==> flow/design.v <==
module aluCPU(
    input [15:0] data1,  
    input [15:0] data2,  
    input [1:0] sel,  
    output reg [15:0] result
); 
    parameter [1:0] 
        SUM = 2'b00,
        SUB = 2'b01,
        MUL = 2'b10;
    reg [31:0] mul_full;  
    always @(*) begin
        case(sel)
            SUM: begin
                result = data1 + data2;
            end
            SUB: begin
                result = data1 - data2;
            end
            MUL: begin
                mul_full = $signed(data1) * $signed(data2);  
                result = mul_full[15:0];  
            end
            default: result = 16'd0;  
        endcase 
    end 
endmodule 
module memoryCPU (
    input clock,
    input reset,  
    input regWrite,               
    input [3:0] write_reg_addr,   
    input [15:0] write_data,      
    input [3:0] read_reg_addr_1, 
    input [3:0] read_reg_addr_2, 
    output [15:0] read_data_1,    
    output [15:0] read_data_2     
);
    reg [15:0] register [0:15];  
    integer i;
    always @ (posedge clock or negedge reset) begin
        if (~reset) begin
            for (i = 0; i < 16; i = i + 1) begin
                register[i] <= 16'd0;
            end
        end
        else if (regWrite) begin   
            register[write_reg_addr] <= write_data;
        end
    end
    assign read_data_1 = register[read_reg_addr_1]; 
    assign read_data_2 = register[read_reg_addr_2];
endmodule
module lcd_controller (
    input clk,
    input reset_n,           
    input rst_n,             
    input start,            
    input [2:0] opcode,     
    input [3:0] reg_idx,    
    input signed [15:0] value, 
    output reg [7:0] lcd_data,
    output reg lcd_rs,      
    output wire lcd_rw,      
    output reg lcd_en,      
    output wire lcd_on,     
    output wire lcd_blon    
);
    assign lcd_rw = 1'b0; 
    assign lcd_on   = (state != STATE_IDLE);
    assign lcd_blon = (state != STATE_IDLE);
    localparam STATE_IDLE = 0, STATE_INIT = 1, STATE_READY = 2, 
               STATE_WRITE_LINE1 = 3, STATE_LINE2_ADDR = 4, STATE_WRITE_LINE2 = 5;
    reg [3:0] state; 
    reg [5:0] char_index; 
    reg [19:0] counter;
    reg wait_flag;
    reg [2:0] op_store;
    reg [3:0] reg_store;
    reg signed [15:0] val_store;
    reg first_boot; 
    reg [15:0] unsigned_val;
    reg is_negative;
    reg [3:0] digit_10000, digit_1000, digit_100, digit_10, digit_1;
    reg prev_reset_n;        
    reg system_active;       
    function [7:0] init_cmds(input [5:0] idx);
        case(idx)
            6'd0: init_cmds = 8'h38;
            6'd1: init_cmds = 8'h38;
            6'd2: init_cmds = 8'h0C;
            6'd3: init_cmds = 8'h01;
            6'd4: init_cmds = 8'h06;
            default: init_cmds = 8'h00;
        endcase
    endfunction
    function [39:0] get_op_string(input [2:0] op);
        case(op)
            3'b000: get_op_string = "LOAD ";
            3'b001: get_op_string = "ADD  ";
            3'b010: get_op_string = "ADDI ";
            3'b011: get_op_string = "SUB  ";
            3'b100: get_op_string = "SUBI ";
            3'b101: get_op_string = "MUL  ";
            3'b110: get_op_string = "CLEAR";
            3'b111: get_op_string = "DPL  ";
            default: get_op_string = "ERR  ";
        endcase
    endfunction
    always @(posedge clk) begin
      if (!rst_n) begin
        system_active <= 0;
        prev_reset_n <= 1;
        state <= STATE_IDLE;
        lcd_en <= 0;
      end else begin
        prev_reset_n <= reset_n;
        if (prev_reset_n == 1'b1 && reset_n == 1'b0) begin
            system_active <= ~system_active; 
        end
        if (system_active == 1'b0) begin
            state <= STATE_IDLE;
            lcd_en <= 0;
            wait_flag <= 0;
            counter <= 0;
            char_index <= 0;
            first_boot <= 1;  
        end 
        else begin
            if (state == STATE_IDLE) begin
                state <= STATE_INIT;
                char_index <= 0;
                wait_flag <= 0;
                first_boot <= 1;
            end
            else if (wait_flag) begin
                if (counter < 20'd2000) begin 
                    counter <= counter + 1;
                    if (counter == 20'd40) lcd_en <= 0; 
                end else begin
                    wait_flag <= 0;
                    counter <= 0;
                end
            end else begin
                case (state)
                    STATE_INIT: begin
                        lcd_rs <= 0;
                        lcd_data <= init_cmds(char_index);
                        lcd_en <= 1; 
                        wait_flag <= 1;
                        if (char_index < 4) 
                            char_index <= char_index + 1;
                        else begin
                            char_index <= 0;
                            op_store <= 3'b000;
                            reg_store <= 4'b0000;
                            val_store <= 16'd0;
                            unsigned_val <= 16'd0;
                            is_negative <= 0;
                            state <= STATE_WRITE_LINE1; 
                        end
                    end
                    STATE_READY: begin
                        if (start) begin
                            op_store <= opcode;
                            reg_store <= reg_idx;
                            val_store <= value;
                            if (value < 0) begin
                                is_negative <= 1;
                                unsigned_val <= -value;
                            end else begin
                                is_negative <= 0;
                                unsigned_val <= value;
                            end
                            lcd_rs <= 0;
                            lcd_data <= 8'h01; 
                            lcd_en <= 1;
                            wait_flag <= 1;
                            state <= STATE_WRITE_LINE1;
                            char_index <= 0;
                        end
                    end
                    STATE_WRITE_LINE1: begin
                        digit_10000 <= (unsigned_val / 10000) % 10;
                        digit_1000  <= (unsigned_val / 1000) % 10;
                        digit_100   <= (unsigned_val / 100) % 10;
                        digit_10    <= (unsigned_val / 10) % 10;
                        digit_1     <= (unsigned_val) % 10;
                        lcd_rs <= 1;
                        lcd_en <= 1;
                        wait_flag <= 1;
                        if (char_index < 5) begin
                            if (first_boot)
                                lcd_data <= " "; 
                            else
                                lcd_data <= get_op_string(op_store) >> (8 * (4 - char_index));
                        end 
                        else begin
                            if (op_store == 3'b110 && !first_boot) begin
                                lcd_data <= " ";
                            end else begin
                                if (char_index == 5) lcd_data <= " ";
                                else if (char_index == 6) lcd_data <= "[";
                                else if (char_index >= 7 && char_index <= 10) 
                                    lcd_data <= reg_store[10 - char_index] ? "1" : "0";
                                else if (char_index == 11) lcd_data <= "]";
                            end
                        end
                        if (char_index < 11)
                            char_index <= char_index + 1;
                        else begin
                            char_index <= 0;
                            if (op_store == 3'b110 && !first_boot) begin
                                state <= STATE_READY;
                            end else begin
                                state <= STATE_LINE2_ADDR;
                            end
                        end
                    end
                    STATE_LINE2_ADDR: begin
                        lcd_rs <= 0;
                        lcd_data <= 8'hC0;
                        lcd_en <= 1;
                        wait_flag <= 1;
                        state <= STATE_WRITE_LINE2;
                    end
                    STATE_WRITE_LINE2: begin
                        lcd_rs <= 1;
                        lcd_en <= 1;
                        wait_flag <= 1;
                        case(char_index)
                            0: lcd_data <= is_negative ? "-" : "+";
                            1: lcd_data <= 8'h30 + digit_10000;
                            2: lcd_data <= 8'h30 + digit_1000;
                            3: lcd_data <= 8'h30 + digit_100;
                            4: lcd_data <= 8'h30 + digit_10;
                            5: lcd_data <= 8'h30 + digit_1;
                        endcase
                        if (char_index < 5)
                            char_index <= char_index + 1;
                        else begin
                            first_boot <= 0;
                            state <= STATE_READY;
                        end
                    end
                endcase
            end
        end
      end
    end
endmodule
module miniCPU (
    input [17:0] switches,  
    input ligar,       
    input enviar,      
    input clk,         
    input rst_n,       
    output [7:0] LCD_DATA,
    output LCD_RS,
    output LCD_RW,
    output LCD_EN,
    output LCD_ON,
    output LCD_BLON
);
    wire [2:0] opcode = switches [17:15];
    wire [3:0] reg_dest = switches [14:11];
    wire [3:0] reg_input1 = switches[10:7];
    wire [3:0] reg_input2 = switches [6:3];
    wire signal = switches[6];
    wire [15:0] imediato_module = {10'd0, switches[5:0]};
    wire [15:0] imediato = (signal) ? (-imediato_module) : imediato_module;
    wire [15:0] mem_read_data1;
    wire [15:0] mem_read_data2;
    wire [15:0] alu_result;
    reg write_enable;
    reg [15:0] mem_write;
    reg [1:0] alu_selector;
    reg [15:0] alu_input_2;
    reg soft_reset; 
    wire memory_reset_signal = ligar & ~soft_reset;  
    parameter [2:0] LOAD = 3'b000, ADD = 3'b001, ADDI = 3'b010, SUB = 3'b011,
                    SUBI = 3'b100, MUL = 3'b101, CLEAR = 3'b110, DISPLAY = 3'b111;                   
    memoryCPU Memo (
        .clock(clk),
        .reset(memory_reset_signal),
        .regWrite(write_enable),
        .write_reg_addr(reg_dest),
        .write_data(mem_write),
        .read_reg_addr_1(reg_input1),
        .read_reg_addr_2(reg_input2),
        .read_data_1(mem_read_data1),
        .read_data_2(mem_read_data2)
    );
    aluCPU ALU (
        .data1(mem_read_data1),
        .data2(alu_input_2),
        .sel(alu_selector),
        .result(alu_result)
    );
    reg lcd_start_signal;
    reg [15:0] lcd_value_reg;
    reg [3:0] lcd_reg_idx;
    wire [3:0] current_lcd_reg_idx = (opcode == DISPLAY) ? reg_input1 : reg_dest;
    reg [15:0] current_lcd_value;
    lcd_controller LCD (
        .clk(clk),
        .reset_n(ligar),
        .rst_n(rst_n),
        .start(lcd_start_signal),
        .opcode(opcode),
        .reg_idx(lcd_reg_idx),   
        .value(lcd_value_reg),  
        .lcd_data(LCD_DATA),
        .lcd_rs(LCD_RS),
        .lcd_rw(LCD_RW),
        .lcd_en(LCD_EN),
        .lcd_on(LCD_ON),
        .lcd_blon(LCD_BLON)
    );
    always @(*) begin
        if (opcode == LOAD)
            current_lcd_value = imediato;
        else if (opcode == DISPLAY)
            current_lcd_value = mem_read_data1;
        else
            current_lcd_value = alu_result;
    end
    reg [2:0] state;
    parameter [2:0] IDLE = 3'd0, EXECUTE = 3'd1, WRITE = 3'd2, WAIT_RELEASE = 3'd3;                 
    always @(posedge clk or negedge ligar) begin 
        if (~ligar) begin
            state <= IDLE;
            write_enable <= 0;
            soft_reset <= 0;
            lcd_start_signal <= 0;
        end
        else begin
            case(state)
                IDLE: begin  
                    write_enable <= 0;
                    soft_reset <= 0;
                    lcd_start_signal <= 0;  
                    if (!enviar) begin
                        state <= EXECUTE;
                    end
                end
                EXECUTE: begin  
                    state <= WRITE;
                end
                WRITE: begin  
                    lcd_start_signal <= 1;  
                    if (opcode == CLEAR) begin
                        soft_reset <= 1;
                        write_enable <= 0;
                    end
                    else if (opcode != DISPLAY) begin
                        write_enable <= 1;
                    end
                    state <= WAIT_RELEASE;
                end
                WAIT_RELEASE: begin  
                    write_enable <= 0;  
                    soft_reset <= 0;  
                    lcd_start_signal <= 0;  
                    if (enviar) begin  
                        state <= IDLE;  
                    end
                end
            endcase
        end
    end
    always @(posedge clk) begin
        if (state == EXECUTE) begin
            case(opcode)
                ADD: begin alu_selector <= 2'b00; alu_input_2 <= mem_read_data2; end
                ADDI: begin alu_selector <= 2'b00; alu_input_2 <= imediato; end
                SUB: begin alu_selector <= 2'b01; alu_input_2 <= mem_read_data2; end
                SUBI: begin alu_selector <= 2'b01; alu_input_2 <= imediato; end
                MUL: begin alu_selector <= 2'b10; alu_input_2 <= imediato; end
                default: begin alu_selector <= 2'b00; alu_input_2 <= 16'd0; end
            endcase
        end
        if (state == WRITE) begin
            lcd_reg_idx <= current_lcd_reg_idx;
            lcd_value_reg <= current_lcd_value;
            if (opcode != CLEAR && opcode != DISPLAY) begin
                if (opcode == LOAD)
                    mem_write <= imediato;
                else
                    mem_write <= alu_result;
            end
        end
    end
endmodule
# Step by step through the tools: miniCPU
# Tool output for the design above, in the order of the flow.
# Lines are those of the file above, counted from 1.
# Operators: Yosys type, input widths -> output width; for muxes data width and select width s.
# Cell names lack the library's common part.
# The mark - stands for no value.
[inputs]
top_module = "miniCPU"
clk_port = "clk"
lib = "sky130hd"
pvt_corner = "tt_025C_1v80"

# Elaborated design
# Source: Yosys, flattened and elaborated. Widths are those after wreduce. Print and check cells do not count. Equal cells are merged and count once.
# Memory sizes are those after Yosys's memory passes, which may raise the word count (mostly to a power of two), join words into wider ones and drop unused or constant bits.
[classes]
addsub = 13
mul = 1
div = 9
compare = 7
equal = 99
n_shift = 2
n_mux = 85
logic = 7
reduce_and_logical = 62
[op_table]
columns = ["cell", "count"]
rows = [
  ["$mod 32x4->32 const B", 4],
  ["$pmux 16 s16", 2],
  ["$div 16x14->32 const B", 1],
  ["$div 16x10->32 const B", 1],
  ["$mux 40", 7],
  ["$mul 16x16->16", 1],
  ["$div 16x7->32 const B", 1],
  ["$div 16x4->32 const B", 1],
  ["$mod 16x4->32 const B", 1],
  ["$mux 16", 7],
  ["$eq 4x4->1 const B", 24],
  ["$pmux 16 s2", 2],
  ["$mux 8", 8],
  ["$mux 20", 3],
  ["$eq 4x3->1 const B", 14],
  ["$pmux 16 s3", 1],
  ["$pmux 8 s6", 1],
  ["$pmux 6 s4", 2],
  ["$reduce_and 2->1", 20],
  ["$shr 40x32->8", 1],
  ["$pmux 8 s5", 1],
  ["$add 6x4->7 const A", 5],
  ["$eq 4x2->1 const B", 8],
  ["$shiftx 4x32->1", 1],
  ["$mux 6", 5],
  ["$mux 4", 7],
  ["$ne 2x2->1 const B", 11],
  ["$mux 3", 7],
]
# Other operator kinds: 61; their cells: 138.
[bits]
register_bits = 404
romBits = 184
clocked_rd_ports_x_width = 23
n_memories = 1
inputBits = 22
out_inout_bits = 13
[mem_list]
columns = ["name", "size", "width", "read_ports", "write_ports", "line", "source"]
rows = [
  ["(name not given)", 8, 23, 1, 0, 98, "case(op)"],
]

# Depth
# Depth = most cells in a row (Yosys ltp): at word level without a register or memory, in the mapped netlist without a sequential cell, where the memories' decode and read muxes count.
[logic_depth]
ltp_word = 11
abc_area = 0
depth_mapped = 45
ltp_nobuf = 41

# Synthesis result
# The flow's flattened synthesis, as Yosys stat reports it; memories are mapped. The netlist is that of the ABC_AREA named above (0 if unset); the other value can give another one.
# Totals and module areas in this step are rounded.
[mapped]
stdcells = 3892
yosys_area_um2 = 35100
ff_cells = 422
[types]
columns = ["type", "count", "type_area_um2"]
rows = [
  ["dfrtp_1", 262, 6.56E+03],
  ["edfxtp_1", 134, 4.02E+03],
  ["mux2_2", 266, 3E+03],
  ["fa_1", 80, 1.6E+03],
  ["a22oi_1", 201, 1.51E+03],
  ["ha_1", 107, 1.34E+03],
  ["nand2_1", 306, 1.15E+03],
  ["a21oi_1", 218, 1.09E+03],
  ["xnor2_1", 124, 1.09E+03],
  ["nor2_1", 276, 1.04E+03],
  ["o21ai_0", 180, 900.864],
  ["clkbuf_1", 203, 761.981],
  ["and2_1", 103, 644.368],
  ["inv_1", 164, 615.59],
  ["nand3_1", 103, 515.494],
  ["dfxtp_1", 25, 500.48],
  ["xor2_1", 51, 446.678],
  ["nor3_1", 85, 425.408],
]
# Not listed: further types 103, cells in them 1004.
# By module: a second synthesis without flattening, with its own total; a netlist apart from the flattened one above.
[hier_totals]
hier_cells = 4035
area_unflattened_um2 = 36300
# Rows give one instance, submodules left out.
[modules]
columns = ["mod", "instances", "cells", "mod_area_um2"]
rows = [
  ["lcd_controller", 1, 1954, 14200],
  ["memoryCPU", 1, 1204, 14000],
  ["aluCPU", 1, 670, 5340],
  ["miniCPU", 1, 207, 2780],
]

# Worst setup path after synthesis
# Path of least setup slack by OpenSTA after synthesis, without wires, with an ideal clock, recovery checks aside; 20% of the period is set as input and as output delay. Where synthesis merged equal registers, the netlist keeps one of their names.
[synth_timing]
path_kind = "input to register"
startpoint = "input switches[8]"
endpoint = "register lcd_value_reg[15]"
clock_period_ns = 20.0
in_delay_ns = 4.000
setup_time_ns = 0.267
t_first_pin_ns = 4.000
arrival_time_ns = 10.575
required_ns = 19.733
path_slack_ns = 9.159
path_delay_ns = 6.842
driving_pins = 32
n_path_buf = 3
period_less_setup_slack_ns = 10.841
# "path_delay_ns" is the arrival time less input delay plus setup time.
# "driving_pins" counts driving pins, that of a launching flip-flop among them; a cell with two outputs on the path counts twice.
# "period_less_setup_slack_ns" = period - worst setup slack (recovery checks aside). The figure is calculated, with input and output delays left at 20% of the set period.
# The rows between start and end are the longest chain of elaborated cells between them; the timing report does not say that the signal goes this way. Where chains are equally long, one stands for them.
# Each line given opens the expression or statement behind the cell; cells for indexed reads and writes are added by Yosys, which also makes memories of some case tables.
[synth_between]
cell_sequence = "clkbuf_1 > nand2b_1 > nor3_1 > clkbuf_1 > a22oi_1 > nand4_1 > o22a_1 > clkbuf_1 > nand2_1 > fa_1 > inv_1 > fa_1 > ha_1 > inv_1 > fa_1 > fa_1 > fa_1 > inv_1 > ha_1 > inv_1 > o21bai_1 > a21oi_1 > o21bai_1 > a21oi_1 > o21bai_1 > a21o_1 > a21oi_1 > xnor2_1 > a22oi_1 > nand2_1 > o21ai_0 > o21ai_0"
elab_chain_len = 6
cone_cells = 23
cone_classes = "add/sub (2); mul (1); eq/ne (15); mux (4); reduce/logical (1)"
[synth_lines]
columns = ["element", "line", "source"]
rows = [
  ["start, declared", 253, "input [17:0] switches,"],
  ["$eq 4x4->1", 51, "assign read_data_1 = register[read_reg_addr_1];"],
  ["$pmux 16 s16", 51, ""],
  ["$mul 16x16->16", 21, "mul_full = $signed(data1) * $signed(data2);"],
  ["$pmux 16 s3", 13, "case(sel)"],
  ["$mux 16", 323, "else if (opcode == DISPLAY)"],
  ["$mux 16", 321, "if (opcode == LOAD)"],
  ["end, assigned", 385, "lcd_value_reg <= current_lcd_value;"],
  ["end, declared", 301, "reg [15:0] lcd_value_reg;"],
]

# Path in the finished layout
# From the final timing report of entry B: the path of least setup slack in the routed layout; clock arrival at registers is part of the times.
[layout_timing]
path_kind = "register to register"
startpoint = "register LCD.unsigned_val[13]"
endpoint = "register LCD.digit_10[3]"
clock_period_ns = 17.1
setup_time_ns = 0.25
t_first_pin_ns = 0.59
arrival_time_ns = 11.71
required_ns = 17.43
path_slack_ns = 5.72
driving_pins = 32
n_path_buf = 1
# The rows between start and end are the longest chain of elaborated cells between them; the timing report does not say that the signal goes this way. Where chains are equally long, one stands for them.
# A register here has more assigning lines than the two given.
[layout_between]
cell_sequence = "edfxtp_1 > buf_4 > nor2_4 > inv_2 > ha_1 > nor2b_1 > a22oi_1 > o221a_2 > a311oi_2 > o22ai_1 > o31a_1 > nor4_4 > xnor2_1 > or3_1 > a22oi_4 > a211oi_2 > or3_1 > nor4_2 > o31a_2 > o31ai_1 > nand2_1 > nand3_1 > nor2_1 > xnor2_1 > a21oi_1 > nand3b_1 > a2111oi_2 > nand3_1 > maj3_1 > a221o_1 > nor2b_1 > xnor2_1"
elab_chain_len = 2
cone_cells = 2
cone_classes = "div (2)"
[layout_lines]
columns = ["element", "line", "source"]
rows = [
  ["start, declared", 82, "reg [15:0] unsigned_val;"],
  ["start, assigned", 170, "unsigned_val <= -value;"],
  ["start, assigned", 173, "unsigned_val <= value;"],
  ["$div 16x4->32", 187, "digit_10    <= (unsigned_val / 10) % 10;"],
  ["$mod 32x4->32", 187, ""],
  ["end, assigned", 187, ""],
  ["end, declared", 84, "reg [3:0] digit_10000, digit_1000, digit_100, digit_10, digit_1;"],
]

# Design miniCPU on sky130hd. What follows are 5 stored runs of the flow, each under its own settings; their order means nothing. The constraints put input and output delay at 20% of the set period each and load the outputs with 0.01 pF.
# "timing.achieved_period_ns" is the run's clock period less its worst setup slack. It is reckoned from that one timing run; input and output delays stay at 20% of the period that was set.
# "worst_path_allowed_less_slack_ns": the worst setup path's part of the clock period (all of it between registers, 20% less for each end at a port) less its slack. A launch clock that arrives late makes it longer, a capture clock that arrives late makes it shorter.
# By "fin_power_uw" is meant OpenSTA's value without simulated activity: inputs other than the clock are taken to toggle once in ten clock periods, and the tool carries that through the logic.
# Measured values are rounded.

[[run]]
name = "entry A"
[run.settings]
CAP_MARGIN = 0
CELL_PAD_IN_SITES_DETAIL_PLACEMENT = 2
CELL_PAD_IN_SITES_GLOBAL_PLACEMENT = 2
CORE_UTILIZATION = 71
GPL_ROUTABILITY_DRIVEN = 0
PLACE_DENSITY = 0.47
SETUP_SLACK_MARGIN = 0.58
SLEW_MARGIN = 25
TNS_END_PERCENT = 20
period_ns = 20.0
CORE_MARGIN = 2
[run.results]
outcome = "did not finish, placement stopped with GPL-0301"

[[run]]
name = "entry B"
[run.settings]
CAP_MARGIN = 15
CORE_ASPECT_RATIO = 1.01
CORE_MARGIN = 10
CORE_UTILIZATION = 30
CTS_CLUSTER_SIZE = 85
HOLD_SLACK_MARGIN = 0.13
PLACE_DENSITY_LB_ADDON = 0.17
SETUP_SLACK_MARGIN = 2.45
SLEW_MARGIN = 5
TNS_END_PERCENT = 95
period_ns = 17.1
[run.results]
synth_chip_area_um2 = 35100
die_footprint_um2 = 131000
final_stdcell_area_um2 = 38700
finish.utilization_pct = 33.5
fin_ws_ns = 5.72
fin_tns_ns = 0.000
worst_hold_slack_ns = 0.463
fin_power_uw = 4750
timing.achieved_period_ns = 11.377
worst_path_allowed_less_slack_ns = 11.38
worst_setup_path_type = "register to register"

[[run]]
name = "entry C"
[run.settings]
CAP_MARGIN = 0
CELL_PAD_IN_SITES_DETAIL_PLACEMENT = 2
CORE_UTILIZATION = 57
GPL_ROUTABILITY_DRIVEN = 0
PLACE_DENSITY = 0.47
SLEW_MARGIN = 25
TNS_END_PERCENT = 20
period_ns = 20.0
CORE_MARGIN = 2
[run.results]
outcome = "did not finish, placement stopped with DPL-0033"

[[run]]
name = "entry D"
[run.settings]
ABC_AREA = 1
CAP_MARGIN = 40
CELL_PAD_IN_SITES_DETAIL_PLACEMENT = 1
CELL_PAD_IN_SITES_GLOBAL_PLACEMENT = 2
CORE_ASPECT_RATIO = 0.57
CORE_MARGIN = 10
CORE_UTILIZATION = 30
CTS_CLUSTER_SIZE = 72
GPL_ROUTABILITY_DRIVEN = 0
GPL_TIMING_DRIVEN = 0
HOLD_SLACK_MARGIN = 0.06
MAX_ROUTING_LAYER = "met4"
MIN_ROUTING_LAYER = "met2"
PLACE_DENSITY_LB_ADDON = 0.17
SETUP_SLACK_MARGIN = 3.3
SLEW_MARGIN = 10
TNS_END_PERCENT = 100
period_ns = 17.1
[run.results]
outcome = "did not finish, routing stopped with GRT-0116"

[[run]]
name = "entry E"
[run.settings]
CORE_UTILIZATION = 53
PLACE_DENSITY = 0.47
period_ns = 20.0
CAP_MARGIN = 20
CORE_MARGIN = 2
SLEW_MARGIN = 20
[run.results]
synth_chip_area_um2 = 35100
die_footprint_um2 = 68200
final_stdcell_area_um2 = 37900
finish.utilization_pct = 57.8
fin_ws_ns = 8.23
fin_tns_ns = 0.000
worst_hold_slack_ns = 0.477
fin_power_uw = 4020
timing.achieved_period_ns = 11.767
worst_path_allowed_less_slack_ns = 11.77
worst_setup_path_type = "register to register"
